==> flow/design.v <==
`timescale 1ns / 1ps
module FD (output reg Q, input C, input D);
  always @(posedge C) Q <= D;
endmodule
module FDR (output reg Q, input C, input D, input R);
  always @(posedge C) Q <= R ? 1'b0 : D;
endmodule
module FDRE (output reg Q, input C, input CE, input D, input R);
  always @(posedge C)
    if (R) Q <= 1'b0;
    else if (CE) Q <= D;
endmodule
module FDS (output reg Q, input C, input D, input S);
  always @(posedge C) Q <= S ? 1'b1 : D;
endmodule
module LUT6 #(parameter [63:0] INIT = 64'h0)
  (output O, input I0, input I1, input I2, input I3, input I4, input I5);
  assign O = INIT[{I5, I4, I3, I2, I1, I0}];
endmodule
module LUT6_2 #(parameter [63:0] INIT = 64'h0)
  (output O6, output O5, input I0, input I1, input I2, input I3, input I4, input I5);
  assign O6 = INIT[{I5, I4, I3, I2, I1, I0}];
  assign O5 = INIT[{1'b0, I4, I3, I2, I1, I0}];
endmodule
module MUXCY (output O, input CI, input DI, input S);
  assign O = S ? CI : DI;
endmodule
module XORCY (output O, input CI, input LI);
  assign O = CI ^ LI;
endmodule
module RAM32M #(parameter [63:0] INIT_A = 64'h0, parameter [63:0] INIT_B = 64'h0,
                parameter [63:0] INIT_C = 64'h0, parameter [63:0] INIT_D = 64'h0)
  (output [1:0] DOA, output [1:0] DOB, output [1:0] DOC, output [1:0] DOD,
   input [4:0] ADDRA, input [4:0] ADDRB, input [4:0] ADDRC, input [4:0] ADDRD,
   input [1:0] DIA, input [1:0] DIB, input [1:0] DIC, input [1:0] DID,
   input WCLK, input WE);
  reg [1:0] ma [0:31];
  reg [1:0] mb [0:31];
  reg [1:0] mc [0:31];
  reg [1:0] md [0:31];
  always @(posedge WCLK)
    if (WE) begin
      ma[ADDRD] <= DIA;
      mb[ADDRD] <= DIB;
      mc[ADDRD] <= DIC;
      md[ADDRD] <= DID;
    end
  assign DOA = ma[ADDRA];
  assign DOB = mb[ADDRB];
  assign DOC = mc[ADDRC];
  assign DOD = md[ADDRD];
endmodule
module RAM64M #(parameter [63:0] INIT_A = 64'h0, parameter [63:0] INIT_B = 64'h0,
                parameter [63:0] INIT_C = 64'h0, parameter [63:0] INIT_D = 64'h0)
  (output DOA, output DOB, output DOC, output DOD,
   input [5:0] ADDRA, input [5:0] ADDRB, input [5:0] ADDRC, input [5:0] ADDRD,
   input DIA, input DIB, input DIC, input DID,
   input WCLK, input WE);
  reg ma [0:63];
  reg mb [0:63];
  reg mc [0:63];
  reg md [0:63];
  always @(posedge WCLK)
    if (WE) begin
      ma[ADDRD] <= DIA;
      mb[ADDRD] <= DIB;
      mc[ADDRD] <= DIC;
      md[ADDRD] <= DID;
    end
  assign DOA = ma[ADDRA];
  assign DOB = mb[ADDRB];
  assign DOC = mc[ADDRC];
  assign DOD = md[ADDRD];
endmodule
module RAM128X1S #(parameter [127:0] INIT = 128'h0)
  (output O, input A0, input A1, input A2, input A3, input A4, input A5, input A6,
   input D, input WCLK, input WE);
  reg m [0:127];
  wire [6:0] a = {A6, A5, A4, A3, A2, A1, A0};
  always @(posedge WCLK) if (WE) m[a] <= D;
  assign O = m[a];
endmodule
module RAM256X1S #(parameter [255:0] INIT = 256'h0)
  (output O, input [7:0] A, input D, input WCLK, input WE);
  reg m [0:255];
  always @(posedge WCLK) if (WE) m[A] <= D;
  assign O = m[A];
endmodule
`timescale 1ps/1ps
module kcpsm6 (address, instruction, bram_enable, in_port, out_port, port_id, write_strobe, k_write_strobe, read_strobe, interrupt, interrupt_ack, sleep, reset, clk) ;
parameter [7:0] 	hwbuild = 8'h00 ;
parameter [11:0] 	interrupt_vector = 12'h3FF ;
parameter integer scratch_pad_memory_size = 64 ;   
output [11:0]	address ;
input	 [17:0]    	instruction ;
output		bram_enable ;
input	 [7:0]	in_port ;
output [7:0]	out_port ;
output [7:0]	port_id ;
output		write_strobe ;
output		k_write_strobe ;
output		read_strobe ;
input			interrupt ;
output		interrupt_ack ;
input			sleep ;
input			reset ;
input			clk ;
wire	[2:1]		t_state_value ;
wire	[2:1]		t_state ;
wire 			run_value ;
wire              run ;
wire  		internal_reset_value ;
wire 			internal_reset ;
wire 			sync_sleep ;
wire 			int_enable_type ;
wire 			interrupt_enable_value ;
wire			interrupt_enable ;
wire			sync_interrupt ;
wire 			active_interrupt_value ;
wire 			active_interrupt ;
wire	[2:0]		arith_logical_sel ;
wire			arith_carry_in ;
wire			arith_carry_value ;
wire			arith_carry ;
wire 	[7:0]		half_arith_logical ;
wire 	[7:0]		logical_carry_mask ;
wire 	[7:0]		carry_arith_logical ;
wire 	[7:0]		arith_logical_value ;
wire 	[7:0]		arith_logical_result ;
wire 	[7:0]		shift_rotate_value ;
wire 	[7:0]		shift_rotate_result ;
wire			shift_in_bit ;
wire 	[7:0]		alu_result ;
wire 	[1:0]		alu_mux_sel_value ;
wire 	[1:0]		alu_mux_sel ;
wire			strobe_type ;
wire 			write_strobe_value ;
wire 			k_write_strobe_value ;
wire			read_strobe_value ;
wire			flag_enable_type ;
wire			flag_enable_value ;
wire			flag_enable ; 
wire			lower_parity ;
wire			lower_parity_sel ;
wire			carry_lower_parity ;
wire 			upper_parity ;
wire			parity ;
wire			shift_carry_value ;
wire			shift_carry ;
wire			carry_flag_value ;
wire			carry_flag ;
wire 			use_zero_flag_value ;
wire			use_zero_flag ;
wire 			drive_carry_in_zero ;
wire          	carry_in_zero ;
wire             	lower_zero ;
wire         	lower_zero_sel ;
wire       		carry_lower_zero ;
wire           	middle_zero ;
wire        	middle_zero_sel ;
wire      		carry_middle_zero ;
wire         	upper_zero_sel ;
wire        	zero_flag_value ;
wire              zero_flag ;
wire       		spm_enable_value ;
wire             	spm_enable ;
wire 	[7:0]		spm_ram_data ;
wire 	[7:0]		spm_data  ;
wire           	regbank_type ;
wire             	bank_value ;
wire              bank ;
wire          	loadstar_type ;
wire         	sx_addr4_value ;
wire   		register_enable_type ;
wire  		register_enable_value ;
wire        	register_enable ;
wire 	[4:0]		sx_addr ;
wire 	[4:0]		sy_addr ;
wire 	[7:0]		sx ;
wire 	[7:0]		sy ;
wire 	[7:0]		sy_or_kk ;
wire       		pc_move_is_valid ;
wire              move_type ;
wire           	returni_type ;
wire 	[2:0]		pc_mode ;
wire 	[11:0]	register_vector ;
wire 	[11:0]	half_pc ;
wire 	[10:0]	carry_pc ;
wire 	[11:0]	pc_value ;
wire 	[11:0]	pc ;
wire 	[11:0]	pc_vector ;
wire             	push_stack ;
wire              pop_stack ;
wire 	[11:0]	stack_memory ;
wire 	[11:0]	return_vector ;
wire       		stack_carry_flag ;
wire      		shadow_carry_flag ;
wire        	stack_zero_flag ;
wire      		shadow_zero_value ;
wire       		shadow_zero_flag ;
wire             	stack_bank ;
wire            	shadow_bank ;
wire              stack_bit ;
wire            	special_bit ;
wire 	[4:0]		half_pointer_value ;
wire 	[4:0]		feed_pointer_value ;
wire 	[4:0]		stack_pointer_carry ;
wire 	[4:0]		stack_pointer_value ;
wire 	[4:0]		stack_pointer ;
LUT6_2 #(
	.INIT	(64'hFFFFF55500000EEE))
reset_lut( 
	.I0 	(run),
	.I1 	(internal_reset),
	.I2 	(stack_pointer_carry[4]),
	.I3 	(t_state[2]),
	.I4 	(reset),
	.I5 	(1'b1),
	.O5 	(run_value),
	.O6 	(internal_reset_value));
FD run_flop (  
	.D 	(run_value),
	.Q 	(run),
	.C 	(clk));
FD internal_reset_flop(
	.D	(internal_reset_value),
	.Q	(internal_reset),
	.C	(clk));
FD sync_sleep_flop(
	.D 	(sleep),
	.Q 	(sync_sleep),
	.C 	(clk));
LUT6_2 #(
	.INIT    (64'h0083000B00C4004C))
t_state_lut( 
	.I0     (t_state[1]),
	.I1     (t_state[2]),
	.I2     (sync_sleep),
	.I3     (internal_reset),
	.I4     (special_bit),
	.I5     (1'b1),
	.O5     (t_state_value[1]),
	.O6     (t_state_value[2]));
FD t_state1_flop (  
	.D      (t_state_value[1]),
	.Q      (t_state[1]),
	.C      (clk));
FD t_state2_flop (  
	.D      (t_state_value[2]),
	.Q      (t_state[2]),
	.C      (clk));
LUT6_2 #(
	.INIT	(64'h0010000000000800))
int_enable_type_lut( 
	.I0     (instruction[13]),
	.I1     (instruction[14]),
	.I2     (instruction[15]),
	.I3     (instruction[16]),
	.I4     (instruction[17]),
	.I5     (1'b1),
	.O5     (loadstar_type),
	.O6     (int_enable_type)) ;
LUT6 #(
	.INIT    (64'h000000000000CAAA))
interrupt_enable_lut( 
	.I0     (interrupt_enable),
	.I1     (instruction[0]),
	.I2     (int_enable_type),
	.I3     (t_state[1]),
	.I4     (active_interrupt),
	.I5     (internal_reset),
	.O      (interrupt_enable_value));                     
FD interrupt_enable_flop (  
	.D      (interrupt_enable_value),
	.Q      (interrupt_enable),
	.C      (clk));
FD sync_interrupt_flop (  
	.D      (interrupt),
	.Q      (sync_interrupt),
	.C      (clk));
LUT6_2 # (
	.INIT    (64'hCC33FF0080808080))
active_interrupt_lut( 
	.I0     (interrupt_enable),
	.I1     (t_state[2]),
	.I2     (sync_interrupt),
	.I3     (bank),
	.I4     (loadstar_type),
	.I5     (1'b1),
	.O5     (active_interrupt_value), 
	.O6     (sx_addr4_value));
FD active_interrupt_flop (  
	.D      (active_interrupt_value),
	.Q      (active_interrupt),
	.C      (clk));
FD interrupt_ack_flop (  
	.D      (active_interrupt),
	.Q      (interrupt_ack),
	.C      (clk));
LUT6 #(
	.INIT    (64'h5A3CFFFF00000000))
pc_move_is_valid_lut( 
	.I0     (carry_flag),
	.I1     (zero_flag),
	.I2     (instruction[14]),
	.I3     (instruction[15]),
	.I4     (instruction[16]),
	.I5     (instruction[17]),
	.O      (pc_move_is_valid)) ;
LUT6_2 # (
	.INIT    (64'h7777027700000200))
move_type_lut( 
	.I0     (instruction[12]),
	.I1     (instruction[13]),
	.I2     (instruction[14]),
	.I3     (instruction[15]),
	.I4     (instruction[16]),
	.I5     (1'b1),
	.O5     (returni_type),
	.O6     (move_type)) ;
LUT6_2 # (
	.INIT    (64'h0000F000000023FF))
pc_mode1_lut( 
	.I0     (instruction[12]),
	.I1     (returni_type),
	.I2     (move_type),
	.I3     (pc_move_is_valid),
	.I4     (active_interrupt),
	.I5     (1'b1),
	.O5     (pc_mode[0]),
	.O6     (pc_mode[1])) ;
LUT6 # (
	.INIT    (64'hFFFFFFFF00040000))
pc_mode2_lut( 
	.I0     (instruction[12]),
	.I1     (instruction[14]),
	.I2     (instruction[15]),
	.I3     (instruction[16]),
	.I4     (instruction[17]),
	.I5     (active_interrupt),
	.O      (pc_mode[2])) ;
LUT6_2 # (
	.INIT    (64'hFFFF100000002000))
push_pop_lut( 
	.I0     (instruction[12]),
	.I1     (instruction[13]),
	.I2     (move_type),
	.I3     (pc_move_is_valid),
	.I4     (active_interrupt),
	.I5     (1'b1),
	.O5     (pop_stack),
	.O6     (push_stack)) ;
LUT6_2 #(
	.INIT    (64'h03CA000004200000))
alu_decode0_lut( 
	.I0     (instruction[13]),
	.I1     (instruction[14]),
	.I2     (instruction[15]),
	.I3     (instruction[16]),
	.I4     (1'b1),
	.I5     (1'b1),
	.O5     (alu_mux_sel_value[0]),
	.O6     (arith_logical_sel[0])) ;
FD alu_mux_sel0_flop(  
	.D      (alu_mux_sel_value[0]),
	.Q      (alu_mux_sel[0]),
	.C      (clk)) ;
LUT6_2 #(
	.INIT    (64'h7708000000000F00))
alu_decode1_lut( 
	.I0     (carry_flag),
	.I1     (instruction[13]),
	.I2     (instruction[14]),
	.I3     (instruction[15]),
	.I4     (instruction[16]),
	.I5     (1'b1),
	.O5     (alu_mux_sel_value[1]),
	.O6     (arith_carry_in)) ;                     
FD alu_mux_sel1_flop (  
	.D      (alu_mux_sel_value[1]),
	.Q      (alu_mux_sel[1]),
	.C      (clk)) ;
LUT6_2 # (
	.INIT    (64'hD000000002000000))
alu_decode2_lut( 
	.I0     (instruction[14]),
	.I1     (instruction[15]),
	.I2     (instruction[16]),
	.I3     (1'b1),
	.I4     (1'b1),
	.I5     (1'b1),
	.O5     (arith_logical_sel[1]),
	.O6     (arith_logical_sel[2])) ;
LUT6_2 # (
	.INIT    (64'h00013F3F0010F7CE))
register_enable_type_lut( 
	.I0     (instruction[13]),
	.I1     (instruction[14]),
	.I2     (instruction[15]),
	.I3     (instruction[16]),
	.I4     (instruction[17]),
	.I5     (1'b1),
	.O5     (flag_enable_type),
	.O6     (register_enable_type)) ;
LUT6_2 # (
	.INIT    (64'hC0CC0000A0AA0000))
register_enable_lut( 
	.I0     (flag_enable_type),
	.I1     (register_enable_type),
	.I2     (instruction[12]),
	.I3     (instruction[17]),
	.I4     (t_state[1]),
	.I5     (1'b1),
	.O5     (flag_enable_value),
	.O6     (register_enable_value)) ;
FDR flag_enable_flop (  
	.D      (flag_enable_value),
	.Q      (flag_enable),
	.R      (active_interrupt),
	.C      (clk)) ;
FDR register_enable_flop (  
	.D      (register_enable_value),
	.Q      (register_enable),
	.R      (active_interrupt),
	.C      (clk)) ;
LUT6_2 # (
	.INIT    (64'h8000000020000000))
spm_enable_lut( 
	.I0     (instruction[13]),
	.I1     (instruction[14]),
	.I2     (instruction[17]),
	.I3     (strobe_type),
	.I4     (t_state[1]),
	.I5     (1'b1),
	.O5     (k_write_strobe_value),
	.O6     (spm_enable_value)) ;
FDR k_write_strobe_flop (  
	.D      (k_write_strobe_value),
	.Q      (k_write_strobe),
	.R      (active_interrupt),
	.C      (clk)) ;
FDR spm_enable_flop (  
	.D      (spm_enable_value),
	.Q      (spm_enable),
	.R      (active_interrupt),
	.C      (clk)) ;
LUT6_2 # (
	.INIT    (64'h4000000001000000))
read_strobe_lut( 
	.I0     (instruction[13]),
	.I1     (instruction[14]),
	.I2     (instruction[17]),
	.I3     (strobe_type),
	.I4     (t_state[1]),
	.I5     (1'b1),
	.O5     (read_strobe_value),
	.O6     (write_strobe_value)) ;
FDR write_strobe_flop (  
	.D      (write_strobe_value),
	.Q      (write_strobe),
	.R      (active_interrupt),
	.C      (clk)) ;
FDR read_strobe_flop (  
	.D      (read_strobe_value),
	.Q      (read_strobe),
	.R      (active_interrupt),
	.C      (clk)) ;
LUT6 # (
	.INIT    (64'h0080020000000000))
regbank_type_lut( 
	.I0     (instruction[12]),
	.I1     (instruction[13]),
	.I2     (instruction[14]),
	.I3     (instruction[15]),
	.I4     (instruction[16]),
	.I5     (instruction[17]),
	.O      (regbank_type)) ;
LUT6 # (
	.INIT    (64'hACACFF00FF00FF00))
bank_lut( 
	.I0     (instruction[0]),
	.I1     (shadow_bank),
	.I2     (instruction[16]),
	.I3     (bank),
	.I4     (regbank_type),
	.I5     (t_state[1]),
	.O      (bank_value)) ;                     
FDR bank_flop (  
	.D      (bank_value),
	.Q      (bank),
	.R      (internal_reset),
	.C      (clk)) ;
FD sx_addr4_flop (  
	.D      (sx_addr4_value),
	.Q      (sx_addr[4]),
	.C      (clk)) ;
assign sx_addr[3:0] = instruction[11:8] ;
assign sy_addr = {bank, instruction[7:4]} ;
XORCY arith_carry_xorcy ( 
	.LI 	(1'b0),
	.CI 	(carry_arith_logical[7]),
	.O      (arith_carry_value)) ;
FD arith_carry_flop (  
	.D      (arith_carry_value),
	.Q      (arith_carry),
	.C      (clk)) ;
LUT6_2 # (
	.INIT    (64'h0000000087780000))
lower_parity_lut( 
	.I0     (instruction[13]),
	.I1     (carry_flag),
	.I2     (arith_logical_result[0]),
	.I3     (arith_logical_result[1]),
	.I4     (1'b1),
	.I5     (1'b1),
	.O5     (lower_parity),
	.O6     (lower_parity_sel)) ;  
MUXCY parity_muxcy ( 
	.DI	(lower_parity),
	.CI	(1'b0),                     
	.S	(lower_parity_sel),
	.O      (carry_lower_parity)) ;
LUT6 #(
	.INIT    (64'h6996966996696996))
upper_parity_lut( 
	.I0     (arith_logical_result[2]),
	.I1     (arith_logical_result[3]),
	.I2     (arith_logical_result[4]),
	.I3     (arith_logical_result[5]),
	.I4     (arith_logical_result[6]),
	.I5     (arith_logical_result[7]),
	.O      (upper_parity)) ;                     
XORCY parity_xorcy( 
	.LI	(upper_parity),
        .CI	(carry_lower_parity),
	.O      (parity)) ;
LUT6 #(
	.INIT    (64'hFFFFAACCF0F0F0F0))
shift_carry_lut( 
	.I0     (sx[0]),
	.I1     (sx[7]),
	.I2     (shadow_carry_flag),
	.I3     (instruction[3]),
	.I4     (instruction[7]),
	.I5     (instruction[16]),
	.O      (shift_carry_value)) ;                     
FD shift_carry_flop(  
	.D      (shift_carry_value),
	.Q      (shift_carry),
	.C      (clk)) ;
LUT6_2 #(
	.INIT    (64'h3333AACCF0AA0000))
carry_flag_lut( 
	.I0     (shift_carry),
	.I1     (arith_carry),
	.I2     (parity),
	.I3     (instruction[14]),
	.I4     (instruction[15]),
	.I5     (instruction[16]),
	.O5     (drive_carry_in_zero),
	.O6     (carry_flag_value)) ;  
FDRE carry_flag_flop(  
	.D      (carry_flag_value),
	.Q      (carry_flag),
       	.CE     (flag_enable),
	.R      (internal_reset),
	.C      (clk)) ;
MUXCY init_zero_muxcy( 
	.DI	(drive_carry_in_zero),
	.CI	(1'b0),
	.S	(carry_flag_value),
	.O      (carry_in_zero)) ;
LUT6_2 # (
	.INIT    (64'hA280000000F000F0))
use_zero_flag_lut( 
	.I0     (instruction[13]),
	.I1     (instruction[14]),
	.I2     (instruction[15]),
	.I3     (instruction[16]),
	.I4     (1'b1),
	.I5     (1'b1),
	.O5     (strobe_type),
	.O6     (use_zero_flag_value)) ;                     
FD use_zero_flag_flop(  
	.D      (use_zero_flag_value),
	.Q      (use_zero_flag),
	.C      (clk)) ;
LUT6_2 #(
	.INIT    (64'h0000000000000001))
lower_zero_lut( 
	.I0     (alu_result[0]),
	.I1     (alu_result[1]),
	.I2     (alu_result[2]),
	.I3     (alu_result[3]),
	.I4     (alu_result[4]),
	.I5     (1'b1),
	.O5     (lower_zero),
	.O6     (lower_zero_sel)) ;                     
MUXCY lower_zero_muxcy( 
	.DI	(lower_zero),
	.CI	(carry_in_zero),
	.S	(lower_zero_sel),
	.O      (carry_lower_zero)) ;
LUT6_2 # (
	.INIT    (64'h0000000D00000000))
middle_zero_lut( 
	.I0     (use_zero_flag),
	.I1     (zero_flag),
	.I2     (alu_result[5]),
	.I3     (alu_result[6]),
	.I4     (alu_result[7]),
	.I5     (1'b1),
	.O5     (middle_zero),
	.O6     (middle_zero_sel)) ;                     
MUXCY middle_zero_muxcy( 
	.DI	(middle_zero),
	.CI	(carry_lower_zero),                     
	.S 	(middle_zero_sel),
  	.O      (carry_middle_zero)) ;
LUT6 #(
	.INIT    (64'hFBFF000000000000))
upper_zero_lut( 
	.I0     (instruction[14]),
	.I1     (instruction[15]),
	.I2     (instruction[16]),
	.I3     (1'b1),
	.I4     (1'b1),
	.I5     (1'b1),
	.O      (upper_zero_sel)) ;                     
MUXCY upper_zero_muxcy( 
	.DI	(shadow_zero_flag),
	.CI	(carry_middle_zero),                    
	.S	(upper_zero_sel),
	.O      (zero_flag_value)) ;
FDRE zero_flag_flop(  
	.D      (zero_flag_value),
	.Q      (zero_flag),
	.CE     (flag_enable),
	.R      (internal_reset),
	.C      (clk)) ;
assign register_vector = {sx[3:0], sy} ;
genvar i ;
generate
for (i = 0 ; i <= 11 ; i = i+1)
begin : address_loop
parameter [7:0] id4 = 8'h30 + i/4 ;
parameter [7:0] id8 = 8'h30 + i/8 ;
parameter [7:0] ip4d8 = 8'h30 + (i+4)/8 ;	  
FD return_vector_flop(  
	.D      (stack_memory[i]),
	.Q      (return_vector[i]),
	.C      (clk));
if (i % 2 == 0) begin: output_data
LUT6_2 #(
	.INIT   (64'hFF00F0F0CCCCAAAA))
pc_vector_mux_lut( 
	.I0     (instruction[i]),
	.I1     (return_vector[i]),
	.I2     (instruction[i+1]),
	.I3     (return_vector[i+1]),
	.I4     (instruction[12]),
	.I5     (1'b1),
	.O5     (pc_vector[i]),
	.O6     (pc_vector[i+1]));
end  
FDRE pc_flop(  
	.D      (pc_value[i]),
	.Q      (pc[i]),
	.R      (internal_reset),
	.CE     (t_state[1]),
	.C      (clk));
if (i == 0) begin: lsb_pc
if (interrupt_vector[i] == 1'b0) begin: low_int_vector
LUT6 #(
	.INIT    (64'h00AA000033CC0F00))
pc_lut( 
	.I0     (register_vector[i]),
	.I1     (pc_vector[i]),
	.I2     (pc[i]),
	.I3     (pc_mode[0]),
	.I4     (pc_mode[1]),
	.I5     (pc_mode[2]), 
	.O      (half_pc[i]));
end  
if (interrupt_vector[i] == 1'b1) begin: high_int_vector
LUT6 #(
	.INIT    (64'h00AA00FF33CC0F00))
pc_lut( 
	.I0     (register_vector[i]),
	.I1     (pc_vector[i]),
	.I2     (pc[i]),
	.I3     (pc_mode[0]),
	.I4     (pc_mode[1]),
	.I5     (pc_mode[2]), 
	.O      (half_pc[i]));
end  
XORCY pc_xorcy( 
	.LI	(half_pc[i]),
	.CI	(1'b0),
	.O      (pc_value[i]));
MUXCY pc_muxcy( 
	.DI 	(pc_mode[0]),
	.CI 	(1'b0),
	.S	(half_pc[i]),
        .O      (carry_pc[i]));
end  
if (i > 0) begin : upper_pc
if (interrupt_vector[i] == 1'b0) begin: low_int_vector
LUT6 #(
	.INIT    (64'h00AA0000CCCCF000))
pc_lut( 
	.I0     (register_vector[i]),
	.I1     (pc_vector[i]),
	.I2     (pc[i]),
	.I3     (pc_mode[0]),
	.I4     (pc_mode[1]),
	.I5     (pc_mode[2]), 
	.O      (half_pc[i]));
end  
if (interrupt_vector[i] == 1'b1) begin: high_int_vector
LUT6 #(
	.INIT    (64'h00AA00FFCCCCF000))
pc_lut( 
	.I0     (register_vector[i]),
	.I1     (pc_vector[i]),
	.I2     (pc[i]),
	.I3     (pc_mode[0]),
	.I4     (pc_mode[1]),
	.I5     (pc_mode[2]), 
	.O      (half_pc[i]));
end  
XORCY pc_xorcy( 
	.LI	(half_pc[i]),
	.CI	(carry_pc[i-1]),
	.O      (pc_value[i]));
if (i < 11) begin: mid_pc
MUXCY pc_muxcy( 
	.DI 	(1'b0),
	.CI 	(carry_pc[i-1]),
	.S 	(half_pc[i]),
	.O     	(carry_pc[i]));
end  
end  
end  
endgenerate
FD shadow_carry_flag_flop(  
	.D      (stack_carry_flag),
	.Q      (shadow_carry_flag),
	.C      (clk)) ;
FD stack_zero_flop(  
	.D      (stack_zero_flag),
	.Q      (shadow_zero_value),
	.C      (clk)) ;
FD shadow_zero_flag_flop(  
	.D      (shadow_zero_value),
	.Q      (shadow_zero_flag),
	.C      (clk)) ;
FD shadow_bank_flop(  
	.D      (stack_bank),
	.Q      (shadow_bank),
	.C      (clk)) ;
FD stack_bit_flop(  
	.D      (stack_bit),
	.Q      (special_bit),
	.C      (clk)) ;
RAM32M #(
	.INIT_A	(64'h0000000000000000), 
	.INIT_B	(64'h0000000000000000), 
	.INIT_C (64'h0000000000000000), 
	.INIT_D (64'h0000000000000000)) 
stack_ram_low ( 
	.DOA	({stack_zero_flag, stack_carry_flag}), 
	.DOB	({stack_bit, stack_bank}),
	.DOC    (stack_memory[1:0]), 
	.DOD    (stack_memory[3:2]),
	.ADDRA	(stack_pointer[4:0]), 
	.ADDRB	(stack_pointer[4:0]), 
	.ADDRC  (stack_pointer[4:0]), 
	.ADDRD  (stack_pointer[4:0]),
	.DIA	({zero_flag, carry_flag}), 
	.DIB	({run, bank}),
	.DIC    (pc[1:0]),
	.DID    (pc[3:2]),
	.WE 	(t_state[1]), 
	.WCLK	(clk));
RAM32M #(
	.INIT_A	(64'h0000000000000000), 
	.INIT_B	(64'h0000000000000000), 
	.INIT_C	(64'h0000000000000000), 
	.INIT_D	(64'h0000000000000000)) 
stack_ram_high(    
	.DOA	(stack_memory[5:4]), 
	.DOB	(stack_memory[7:6]),
	.DOC   	(stack_memory[9:8]),
	.DOD   	(stack_memory[11:10]),
	.ADDRA 	(stack_pointer[4:0]), 
	.ADDRB 	(stack_pointer[4:0]), 
	.ADDRC  (stack_pointer[4:0]), 
	.ADDRD  (stack_pointer[4:0]),
	.DIA    (pc[5:4]),
	.DIB    (pc[7:6]),
	.DIC    (pc[9:8]),
	.DID    (pc[11:10]),
	.WE 	(t_state[1]),  
	.WCLK 	(clk));
generate
for (i = 0 ; i <= 4 ; i = i+1)
begin : stack_loop
parameter [7:0]	id4 = 8'h30 + i/4 ;
if (i == 0) begin: lsb_stack
FDR pointer_flop(  
	.D      (stack_pointer_value[i]),
	.Q      (stack_pointer[i]),
	.R      (internal_reset),
	.C      (clk)) ;
LUT6_2 #(
	.INIT    (64'h001529AAAAAAAAAA))
stack_pointer_lut( 
	.I0     (stack_pointer[i]),
	.I1     (pop_stack),
	.I2     (push_stack),
	.I3     (t_state[1]),
	.I4     (t_state[2]),
	.I5     (1'b1), 
	.O5     (feed_pointer_value[i]),
	.O6     (half_pointer_value[i]));
XORCY stack_xorcy( 
	.LI 	(half_pointer_value[i]),
	.CI 	(1'b0),
	.O      (stack_pointer_value[i]));
MUXCY stack_muxcy( 
	.DI	(feed_pointer_value[i]),
	.CI	(1'b0),
	.S 	(half_pointer_value[i]),
	.O      (stack_pointer_carry[i]));
end  
if (i > 0) begin: upper_stack
FDR pointer_flop(  
	.D      (stack_pointer_value[i]),
	.Q      (stack_pointer[i]),
	.R      (internal_reset),
	.C      (clk)) ;
LUT6_2 #(
	.INIT    (64'h002A252AAAAAAAAA))
stack_pointer_lut( 
	.I0     (stack_pointer[i]),
	.I1     (pop_stack),
	.I2     (push_stack),
	.I3     (t_state[1]),
	.I4     (t_state[2]),
	.I5     (1'b1), 
	.O5     (feed_pointer_value[i]),
	.O6     (half_pointer_value[i]));
XORCY stack_xorcy( 
	.LI 	(half_pointer_value[i]),
	.CI 	(stack_pointer_carry[i-1]),
	.O      (stack_pointer_value[i]));
MUXCY stack_muxcy( 
	.DI 	(feed_pointer_value[i]),
	.CI 	(stack_pointer_carry[i-1]),
	.S 	(half_pointer_value[i]),
	.O      (stack_pointer_carry[i]));
end  
end  
endgenerate
generate
for (i = 0 ; i <= 7 ; i = i+1)
begin : data_path_loop
parameter [7:0]	id1 = 8'h30 + i ;
parameter [7:0]	id2 = 8'h30 + i/2 ;
parameter [7:0]	id4 = 8'h30 + i/4 ;
if (i % 2 == 0) begin: output_data
LUT6_2 #(
	.INIT    (64'hFF00F0F0CCCCAAAA))
sy_kk_mux_lut( 
	.I0     (sy[i]),
	.I1     (instruction[i]),
	.I2     (sy[i+1]),
	.I3     (instruction[i+1]),
	.I4     (instruction[12]),
	.I5     (1'b1),
	.O5     (sy_or_kk[i]),
	.O6     (sy_or_kk[i+1]));
end  
if (i % 2 == 0) begin: second_operand
LUT6_2 #(
	.INIT    (64'hFF00F0F0CCCCAAAA))
out_port_lut( 
	.I0     (sx[i]),
	.I1     (instruction[i+4]),
	.I2     (sx[i+1]),
	.I3     (instruction[i+5]),
	.I4     (instruction[13]),
	.I5     (1'b1),
	.O5     (out_port[i]),
	.O6     (out_port[i+1]));
end  
LUT6_2 #(
	.INIT    (64'h69696E8ACCCC0000))
arith_logical_lut( 
	.I0     (sy_or_kk[i]),
	.I1     (sx[i]),
	.I2     (arith_logical_sel[0]),
	.I3     (arith_logical_sel[1]),
	.I4     (arith_logical_sel[2]),
	.I5     (1'b1),
	.O5     (logical_carry_mask[i]),
	.O6     (half_arith_logical[i]));
FD arith_logical_flop( 
	.D      (arith_logical_value[i]),
	.Q      (arith_logical_result[i]),
	.C      (clk)) ;
if (i == 0) begin: lsb_arith_logical
MUXCY arith_logical_muxcy( 
	.DI 	(logical_carry_mask[i]),
	.CI 	(arith_carry_in),
	.S 	(half_arith_logical[i]),
	.O      (carry_arith_logical[i]));
XORCY arith_logical_xorcy( 
	.LI 	(half_arith_logical[i]),
	.CI 	(arith_carry_in),
	.O      (arith_logical_value[i]));
end  
if (i > 0) begin: upper_arith_logical
MUXCY arith_logical_muxcy( 
	.DI 	(logical_carry_mask[i]),
	.CI 	(carry_arith_logical[i-1]),
	.S 	(half_arith_logical[i]),
	.O      (carry_arith_logical[i]));
XORCY arith_logical_xorcy( 
	.LI 	(half_arith_logical[i]),
	.CI 	(carry_arith_logical[i-1]),
	.O      (arith_logical_value[i]));
end  
if (hwbuild[i] == 1'b0) begin: low_hwbuild 
FDR shift_rotate_flop( 
	.D      (shift_rotate_value[i]),
	.Q      (shift_rotate_result[i]),
	.R      (instruction[7]),
	.C      (clk)) ;
end  
if (hwbuild[i] == 1'b1) begin: high_hwbuild 
FDS shift_rotate_flop( 
	.D      (shift_rotate_value[i]),
	.Q      (shift_rotate_result[i]),
	.S 	(instruction[7]),
	.C      (clk)) ;
end  
if (i == 0) begin: lsb_shift_rotate
LUT6 #(
	.INIT    (64'hBFBC8F8CB3B08380))
shift_bit_lut( 
	.I0     (instruction[0]),
	.I1     (instruction[1]),
	.I2     (instruction[2]),
	.I3     (carry_flag),
	.I4     (sx[0]),
	.I5     (sx[7]),
	.O      (shift_in_bit));
LUT6_2 #(
	.INIT    (64'hFF00F0F0CCCCAAAA))
shift_rotate_lut( 
	.I0     (shift_in_bit),
	.I1     (sx[i+1]),
	.I2     (sx[i]),
	.I3     (sx[i+2]),
	.I4     (instruction[3]),
	.I5     (1'b1),
	.O5     (shift_rotate_value[i]),
	.O6     (shift_rotate_value[i+1]));
end  
if (i == 2 || i == 4) begin: mid_shift_rotate
LUT6_2 #(
	.INIT    (64'hFF00F0F0CCCCAAAA))
shift_rotate_lut( 
	.I0     (sx[i-1]),
	.I1     (sx[i+1]),
	.I2     (sx[i]),
	.I3     (sx[i+2]),
	.I4     (instruction[3]),
	.I5     (1'b1),
	.O5     (shift_rotate_value[i]),
	.O6     (shift_rotate_value[i+1]));
end  
if (i == 6) begin: msb_shift_rotate
LUT6_2 #(
	.INIT    (64'hFF00F0F0CCCCAAAA))
shift_rotate_lut( 
	.I0     (sx[i-1]),
	.I1     (sx[i+1]),
	.I2     (sx[i]),
	.I3     (shift_in_bit),
	.I4     (instruction[3]),
	.I5     (1'b1),
	.O5     (shift_rotate_value[i]),
	.O6     (shift_rotate_value[i+1]));
end  
LUT6 #(
	.INIT    (64'hFF00F0F0CCCCAAAA))
alu_mux_lut( 
	.I0     (arith_logical_result[i]),
	.I1     (shift_rotate_result[i]),
	.I2     (in_port[i]),
	.I3     (spm_data[i]),
	.I4     (alu_mux_sel[0]),
	.I5     (alu_mux_sel[1]),
	.O      (alu_result[i]));
if (scratch_pad_memory_size == 64) begin : small_spm
FD spm_flop( 
	.D      (spm_ram_data[i]),
	.Q      (spm_data[i]),
	.C      (clk)) ;
if (i == 0 || i == 4) begin: small_spm_ram
RAM64M #( 
	.INIT_A	(64'h0000000000000000),
	.INIT_B	(64'h0000000000000000),
	.INIT_C	(64'h0000000000000000),
	.INIT_D	(64'h0000000000000000)) 
spm_ram(   
	.DOA 	(spm_ram_data[i]),
	.DOB 	(spm_ram_data[i+1]),
	.DOC    (spm_ram_data[i+2]),
	.DOD    (spm_ram_data[i+3]),
	.ADDRA 	(sy_or_kk[5:0]),
	.ADDRB 	(sy_or_kk[5:0]),
	.ADDRC  (sy_or_kk[5:0]),
	.ADDRD  (sy_or_kk[5:0]),
	.DIA 	(sx[i]),
	.DIB 	(sx[i+1]),
	.DIC    (sx[i+2]),
	.DID    (sx[i+3]),
	.WE 	(spm_enable),
	.WCLK 	(clk));
end  
end  
if (scratch_pad_memory_size == 128) begin : medium_spm
RAM128X1S  #(
	.INIT	(128'h00000000000000000000000000000000))
spm_ram(       
	.D      (sx[i]),
	.WE 	(spm_enable),
	.WCLK 	(clk),
	.A0 	(sy_or_kk[0]),
	.A1 	(sy_or_kk[1]),
	.A2 	(sy_or_kk[2]),
	.A3 	(sy_or_kk[3]),
	.A4 	(sy_or_kk[4]),
	.A5 	(sy_or_kk[5]),
	.A6 	(sy_or_kk[6]),
	.O      (spm_ram_data[i]));
FD spm_flop( 
	.D      (spm_ram_data[i]),
	.Q      (spm_data[i]),
	.C      (clk)) ;
end  
if (scratch_pad_memory_size == 256) begin : large_spm
RAM256X1S #(
	.INIT	(256'h0000000000000000000000000000000000000000000000000000000000000000))
spm_ram (       
	.D      (sx[i]),
	.WE 	(spm_enable),
	.WCLK 	(clk),
	.A 	(sy_or_kk),
	.O      (spm_ram_data[i]));
FD spm_flop( 
	.D      (spm_ram_data[i]),
	.Q      (spm_data[i]),
	.C      (clk)) ;
end  
end  
endgenerate
RAM32M #(
	.INIT_A	(64'h0000000000000000), 
	.INIT_B	(64'h0000000000000000), 
	.INIT_C (64'h0000000000000000), 
	.INIT_D (64'h0000000000000000)) 
lower_reg_banks(    
	.DOA 	(sy[1:0]), 
	.DOB 	(sx[1:0]),
	.DOC    (sy[3:2]),
	.DOD    (sx[3:2]),
	.ADDRA 	(sy_addr), 
	.ADDRB 	(sx_addr), 
	.ADDRC  (sy_addr), 
	.ADDRD  (sx_addr), 
	.DIA 	(alu_result[1:0]),
	.DIB 	(alu_result[1:0]),
	.DIC    (alu_result[3:2]),
	.DID    (alu_result[3:2]),
	.WE 	(register_enable), 
	.WCLK	(clk));
RAM32M #(
	.INIT_A	(64'h0000000000000000), 
	.INIT_B	(64'h0000000000000000), 
	.INIT_C (64'h0000000000000000),  
	.INIT_D (64'h0000000000000000)) 
upper_reg_banks(    
	.DOA 	(sy[5:4]), 
	.DOB 	(sx[5:4]),
	.DOC    (sy[7:6]),
	.DOD    (sx[7:6]),
	.ADDRA 	(sy_addr),
	.ADDRB 	(sx_addr),
	.ADDRC  (sy_addr), 
	.ADDRD  (sx_addr), 
	.DIA 	(alu_result[5:4]),
	.DIB 	(alu_result[5:4]),
	.DIC    (alu_result[7:6]),
	.DID    (alu_result[7:6]),
	.WE 	(register_enable), 
	.WCLK	(clk));
assign address = pc;
assign bram_enable = t_state[2];
assign port_id = sy_or_kk;
endmodule
======== From RTL to reports: kcpsm6 ========
What the tools print for kcpsm6, step after step.
Line numbers count from 1 in the design file above.
Library cell names are shortened.
Not given: --
inputs
  design top .............................. kcpsm6
  clock ................................... clk
  standard-cell library ................... sky130hd
  timing corner ........................... tt_025C_1v80

======== Word-level counts ========
Yosys after proc, flatten, opt, wreduce and memory -nomap, before mapping. Enables and synchronous resets that opt folds into registers are not counted as muxes. Memory bits, and registers merged into a memory's read port (data or address), are not among the register bits. Print and check cells are not counted. Equal cells are merged and count once.
Memory sizes are those after Yosys's memory passes, which may raise the word count (mostly to a power of two), join words into wider ones and drop unused or constant bits.
bit counts
  flip-flop bits (word level) ............. 58
  RAM bits ................................ 1536
  clocked read ports x word width ......... 24
  memories kept ........................... 24
  bits of input ports ..................... 30
  cells after elaboration ................. 290
memories
  memory                                                words  bits a word  rd ports  write ports  RTL line  source
  data_path_loop[0].small_spm.small_spm_ram.spm_ram.ma  64     1            1         1            59        reg ma [0:63];
  data_path_loop[0].small_spm.small_spm_ram.spm_ram.mb  64     1            1         1            60        reg mb [0:63];
  data_path_loop[0].small_spm.small_spm_ram.spm_ram.mc  64     1            1         1            61        reg mc [0:63];
  data_path_loop[0].small_spm.small_spm_ram.spm_ram.md  64     1            1         1            62        reg md [0:63];
  data_path_loop[4].small_spm.small_spm_ram.spm_ram.ma  64     1            1         1            59
  data_path_loop[4].small_spm.small_spm_ram.spm_ram.mb  64     1            1         1            60
Memories not listed: 18.
operators by class
  shifts and indexed selects .............. 129
  mux-type cells .......................... 55
  bitwise gates (word level) .............. 24
operators with widths
  operator                                                     count
  variable part select 64 x 6 -> 1 bit (first input constant)  79
  variable part select 64 x 5 -> 1 bit (first input constant)  50
  2-to-1 mux 1 bit                                             40
  bitwise XOR 1 bit                                            24
  2-to-1 mux 2 bit                                             12
  2-to-1 mux 5 bit                                             2
  2-to-1 mux 6 bit                                             1

======== Depth ========
Longest topological path by Yosys (ltp), each cell counted once; first at word level (registers and memories cut), then after technology mapping (sequential cells cut; the memories' decode and read muxes count).
depth
  depth after elaboration ................. 15
  ABC_AREA ................................ 0
  gate-level depth with buffers ........... 23
  depth with buffers taken out ............ 20

======== After synthesis ========
Source: synth_stat.txt of the flow (Yosys; design flattened, memories mapped). It holds for the ABC_AREA given above (unset counts as 0); a run with the other value may have another netlist.
cells by type
  type      count  total area (sq um)
  edfxtp_1  1280   3.84E+04
  mux4_2    249    5.61E+03
  a22oi_1   228    1.71E+03
  dfxtp_1   82     1.64E+03
  mux2i_1   153    1.53E+03
  nor2_1    233    874.589
  nand2_1   123    461.693
  clkbuf_1  106    397.882
  ha_1      30     375.36
  a21oi_1   70     350.336
  nand4_1   56     350.336
  buf_4     39     292.781
  mux2_2    23     258.998
  buf_2     47     235.226
  buf_6     19     213.955
  o21ai_0   42     210.202
  nand3_1   38     190.182
  o22ai_1   26     162.656
Not listed: further types 61, cells in them 362.
mapped netlist
  standard cells after synthesis .......... 3206
  cell area after synthesis ............... 0.0559424 sq mm
  sequential area ......................... 0.0400784 sq mm
  mapped flip-flops ....................... 1362
  buffers ................................. 238
The figures by module come from a second, unflattened synthesis with its own total; it is not the netlist above.
second synthesis, totals
  cell total of the unflattened synthesis .. 3887
  area total of the unflattened synthesis .. 0.0674572 sq mm
Each row is one instance without its submodules.
by module
  module  instances  cells  area (sq mm)  sequential area (sq mm)
  RAM32M  4          561    0.010211      0.0076874
  RAM64M  2          525    0.0102198     0.0076874
  FD      48         1      0.00002       0.00002
  LUT6_2  8          13     0.0000976     0
  FDR     20         2      0.0000338     0.00002
  LUT6_2  18         2      0.0000338     0
  FDRE    14         3      0.0000338     0.00002
  MUXCY   29         1      0.000015      0
  LUT6    9          5      0.0000338     0
  XORCY   27         1      0.0000088     0
  LUT6_2  4          8      0.0000488     0
  LUT6    8          1      0.0000225     0
  LUT6_2  1          17     0.0001176     0
  LUT6_2  1          17     0.0000963     0
Modules not listed: 30.

======== Worst setup path after synthesis ========
Source: OpenSTA report_checks on the synthesized netlist (no wires, ideal clock, input and output delay 20% of the period each), path of least setup slack; recovery checks are left aside. Register names are those of the netlist, which keeps one name where synthesis merged equal registers.
timing path after synthesis
  path type ............................... input-to-output
  from .................................... input port instruction[9]
  to ...................................... output port out_port[0]
  period .................................. 9.0 ns
  output delay ............................ 1.800 ns
  data arrival time ....................... 7.357 ns
  required time ........................... 7.200 ns
  setup slack ............................. -0.157 ns
  delay of the path ....................... 5.557 ns
  stages on the path ...................... 8
  path buffers ............................ 3
  period reached after synthesis .......... 9.157 ns
"delay of the path" is the arrival time less input delay plus setup time.
At an output port there is no setup time.
"stages on the path" counts driving pins, that of a launching flip-flop among them; a cell with two outputs on the path counts twice.
"period reached after synthesis" is the clock period less the worst setup slack; recovery checks do not enter. This is arithmetic on one report: input and output delays are still those of the set period (20% each).
The rows between start and end are the longest chain of elaborated cells between them; the timing report does not say that the signal goes this way. Where chains are equally long, one stands for them.
A line is the first line of the expression or statement that the cell stems from. Yosys adds cells for indexed reads and writes and turns some case tables into memories.
The chain passes a memory read, where the word-level depth is cut; so it can be longer than that depth.
between the ends, after synthesis
  cells stage by stage .................... clkbuf_1 clkbuf_1 mux4_2 o22ai_1 nor4_1 inv_1 o21ai_0 buf_4
  length of the longest elaborated chain .. 2
  elaborated cells on any way between the ends .. 2
  those cells by class .................... 1 x shift; 1 x memory
ends and longest elaborated chain, after synthesis
  what                                  RTL line  source
  start, declared                       95        input [17:0] instruction ;
  memory read (32 x 2 bit)              38        reg [1:0] mb [0:31];
  variable part select 64 x 5 -> 1 bit  23        assign O5 = INIT[{1'b0, I4, I3, I2, I1, I0}];
  end, declared                         98        output [7:0] out_port ;

======== Path in the finished layout ========
Path of least setup slack in the final report of stored run 1 (OpenROAD, finished layout, wires in). Where an end is a register, its clock arrival counts in the times.
timing path after layout
  path type ............................... input-to-output
  from .................................... input port instruction[6]
  to ...................................... output port port_id[1]
  period .................................. 9.0 ns
  output delay ............................ 1.80 ns
  data arrival time ....................... 5.98 ns
  required time ........................... 7.20 ns
  setup slack ............................. 1.22 ns
  stages on the path ...................... 7
  path buffers ............................ 2
The rows between start and end are the longest chain of elaborated cells between them; the timing report does not say that the signal goes this way. Where chains are equally long, one stands for them.
The chain passes a memory read, where the word-level depth is cut; so it can be longer than that depth.
between the ends, after layout
  cells stage by stage .................... clkdlybuf4s50_1 and2_1 a22oi_1 a21oi_1 nor4_1 mux2_2 clkdlybuf4s50_1
  length of the longest elaborated chain .. 2
  elaborated cells on any way between the ends .. 2
  those cells by class .................... 1 x shift; 1 x memory
ends and longest elaborated chain, after layout
  what                                  RTL line  source
  start, declared                       95        input [17:0] instruction ;
  memory read (32 x 2 bit)              37        reg [1:0] ma [0:31];
  variable part select 64 x 6 -> 1 bit  22        assign O6 = INIT[{I5, I4, I3, I2, I1, I0}];
  end, declared                         99        output [7:0] port_id ;

Memo
Re: implementation data of kcpsm6

Top module kcpsm6; platform sky130hd; tools Yosys and OpenROAD; 3 stored runs in no particular order. Input and output delays are each 20% of the period that was set; the output load is 0.01 pF.
"reached clock period": clock period set for the run, less the worst setup slack. It is reckoned from that one timing run; input and output delays stay at 20% of the period that was set.
"critical path time" = time allowed to the worst setup path (clock period - input delay - output delay, where it has them) - its slack; a late launch clock adds to it, a late capture clock takes from it.
"power consumption" rests on the timing tool's default activity at the inputs, not on a simulated workload.

======== stored run 1 ========
==> flow/run.sh <==
#!/bin/bash
# the make line also repeats the synthesis and layout settings of config.mk as NAME=value (left out here)
make -C /OpenROAD-flow-scripts/flow DESIGN_CONFIG=/design/flow/config.mk WORK_HOME=/design/flow/orfs CLKGATE_MAP_FILE= finish
==> flow/config.mk <==
export PLATFORM = sky130hd
export DESIGN_NAME = kcpsm6
export DESIGN_NICKNAME = kcpsm6
export VERILOG_FILES = /design/flow/design.v
export SDC_FILE = /design/flow/constraint.sdc
export NUM_CORES = 4
export LEC_CHECK = 0
export CAP_MARGIN = 20
export CORE_MARGIN = 2
export CORE_UTILIZATION = 40
export PLACE_DENSITY = 0.6
export SLEW_MARGIN = 20
==> flow/constraint.sdc <==
create_clock -name core_clock -period 9.0 [get_ports {clk}]
set_input_delay 1.8000 -clock core_clock [delete_from_list [all_inputs] [get_ports {clk}]]
set_output_delay 1.8000 -clock core_clock [all_outputs]
set_load 0.01 [all_outputs]

-------- measured, stored run 1 --------
  reached clock period .................... 7.785 ns
  setup slack of the critical path ........ 1.215 ns
  standard-cell area after layout ......... 0.0631806 sq mm
  chip area in the Yosys report ........... 0.0559424 sq mm
  utilization after routing ............... 0.454
  worst-case hold slack ................... 0.340 ns
  power consumption ....................... 13.975 mW
  post-route setup TNS .................... 0.000 ns
  critical path time ...................... 4.18 ns
  worst setup path type ................... input-to-output
  die size ................................ 0.142865 sq mm

======== stored run 2 ========
==> flow/run.sh <==
#!/bin/bash
# the make line also repeats the synthesis and layout settings of config.mk as NAME=value (left out here)
make -C /OpenROAD-flow-scripts/flow DESIGN_CONFIG=/design/flow/config.mk WORK_HOME=/design/flow/orfs CLKGATE_MAP_FILE= finish
==> flow/config.mk <==
export PLATFORM = sky130hd
export DESIGN_NAME = kcpsm6
export DESIGN_NICKNAME = kcpsm6
export VERILOG_FILES = /design/flow/design.v
export SDC_FILE = /design/flow/constraint.sdc
export NUM_CORES = 4
export LEC_CHECK = 0
export ABC_AREA = 0
export CAP_MARGIN = 20
export CELL_PAD_IN_SITES_GLOBAL_PLACEMENT = 1
export CORE_ASPECT_RATIO = 1.05
export CORE_MARGIN = 2
export CORE_UTILIZATION = 25
export CTS_CLUSTER_DIAMETER = 135
export CTS_CLUSTER_SIZE = 32
export HOLD_SLACK_MARGIN = 0.28
export MIN_ROUTING_LAYER = met1
export PLACE_DENSITY = 0.71
export SLEW_MARGIN = 20
==> flow/constraint.sdc <==
create_clock -name core_clock -period 5.3 [get_ports {clk}]
set_input_delay 1.0600 -clock core_clock [delete_from_list [all_inputs] [get_ports {clk}]]
set_output_delay 1.0600 -clock core_clock [all_outputs]
set_load 0.01 [all_outputs]

-------- measured, stored run 2 --------
  standard-cell area after layout ......... 0.0644643 sq mm
  utilization after routing ............... 0.291
  power consumption ....................... 19.235 mW
  reached clock period .................... 5.144 ns
  setup slack of the critical path ........ 0.156 ns
  chip area in the Yosys report ........... 0.0559424 sq mm
  post-route setup TNS .................... 0.000 ns
  die size ................................ 0.22757 sq mm
  worst-case hold slack ................... 0.358 ns
  critical path time ...................... 3.02 ns
  worst setup path type ................... input-to-output

======== stored run 3 ========
==> flow/run.sh <==
#!/bin/bash
# the make line also repeats the synthesis and layout settings of config.mk as NAME=value (left out here)
make -C /OpenROAD-flow-scripts/flow DESIGN_CONFIG=/design/flow/config.mk WORK_HOME=/design/flow/orfs CLKGATE_MAP_FILE= finish
==> flow/config.mk <==
export PLATFORM = sky130hd
export DESIGN_NAME = kcpsm6
export DESIGN_NICKNAME = kcpsm6
export VERILOG_FILES = /design/flow/design.v
export SDC_FILE = /design/flow/constraint.sdc
export NUM_CORES = 4
export LEC_CHECK = 0
export ABC_AREA = 1
export CAP_MARGIN = 30
export CORE_MARGIN = 2
export CORE_UTILIZATION = 15
export GPL_TIMING_DRIVEN = 0
export PLACE_DENSITY_LB_ADDON = 0.12
export SLEW_MARGIN = 20
==> flow/constraint.sdc <==
create_clock -name core_clock -period 8.43 [get_ports {clk}]
set_input_delay 1.6860 -clock core_clock [delete_from_list [all_inputs] [get_ports {clk}]]
set_output_delay 1.6860 -clock core_clock [all_outputs]
set_load 0.01 [all_outputs]

-------- measured, stored run 3 --------
  setup slack of the critical path ........ 0.329 ns
  reached clock period .................... 8.101 ns
  power consumption ....................... 16.227 mW
  chip area in the Yosys report ........... 0.0552292 sq mm
  post-route setup TNS .................... 0.000 ns
  critical path time ...................... 4.73 ns
  worst setup path type ................... input-to-output
  utilization after routing ............... 0.191
  standard-cell area after layout ......... 0.0700847 sq mm
  die size ................................ 0.373064 sq mm
  worst-case hold slack ................... 0.342 ns
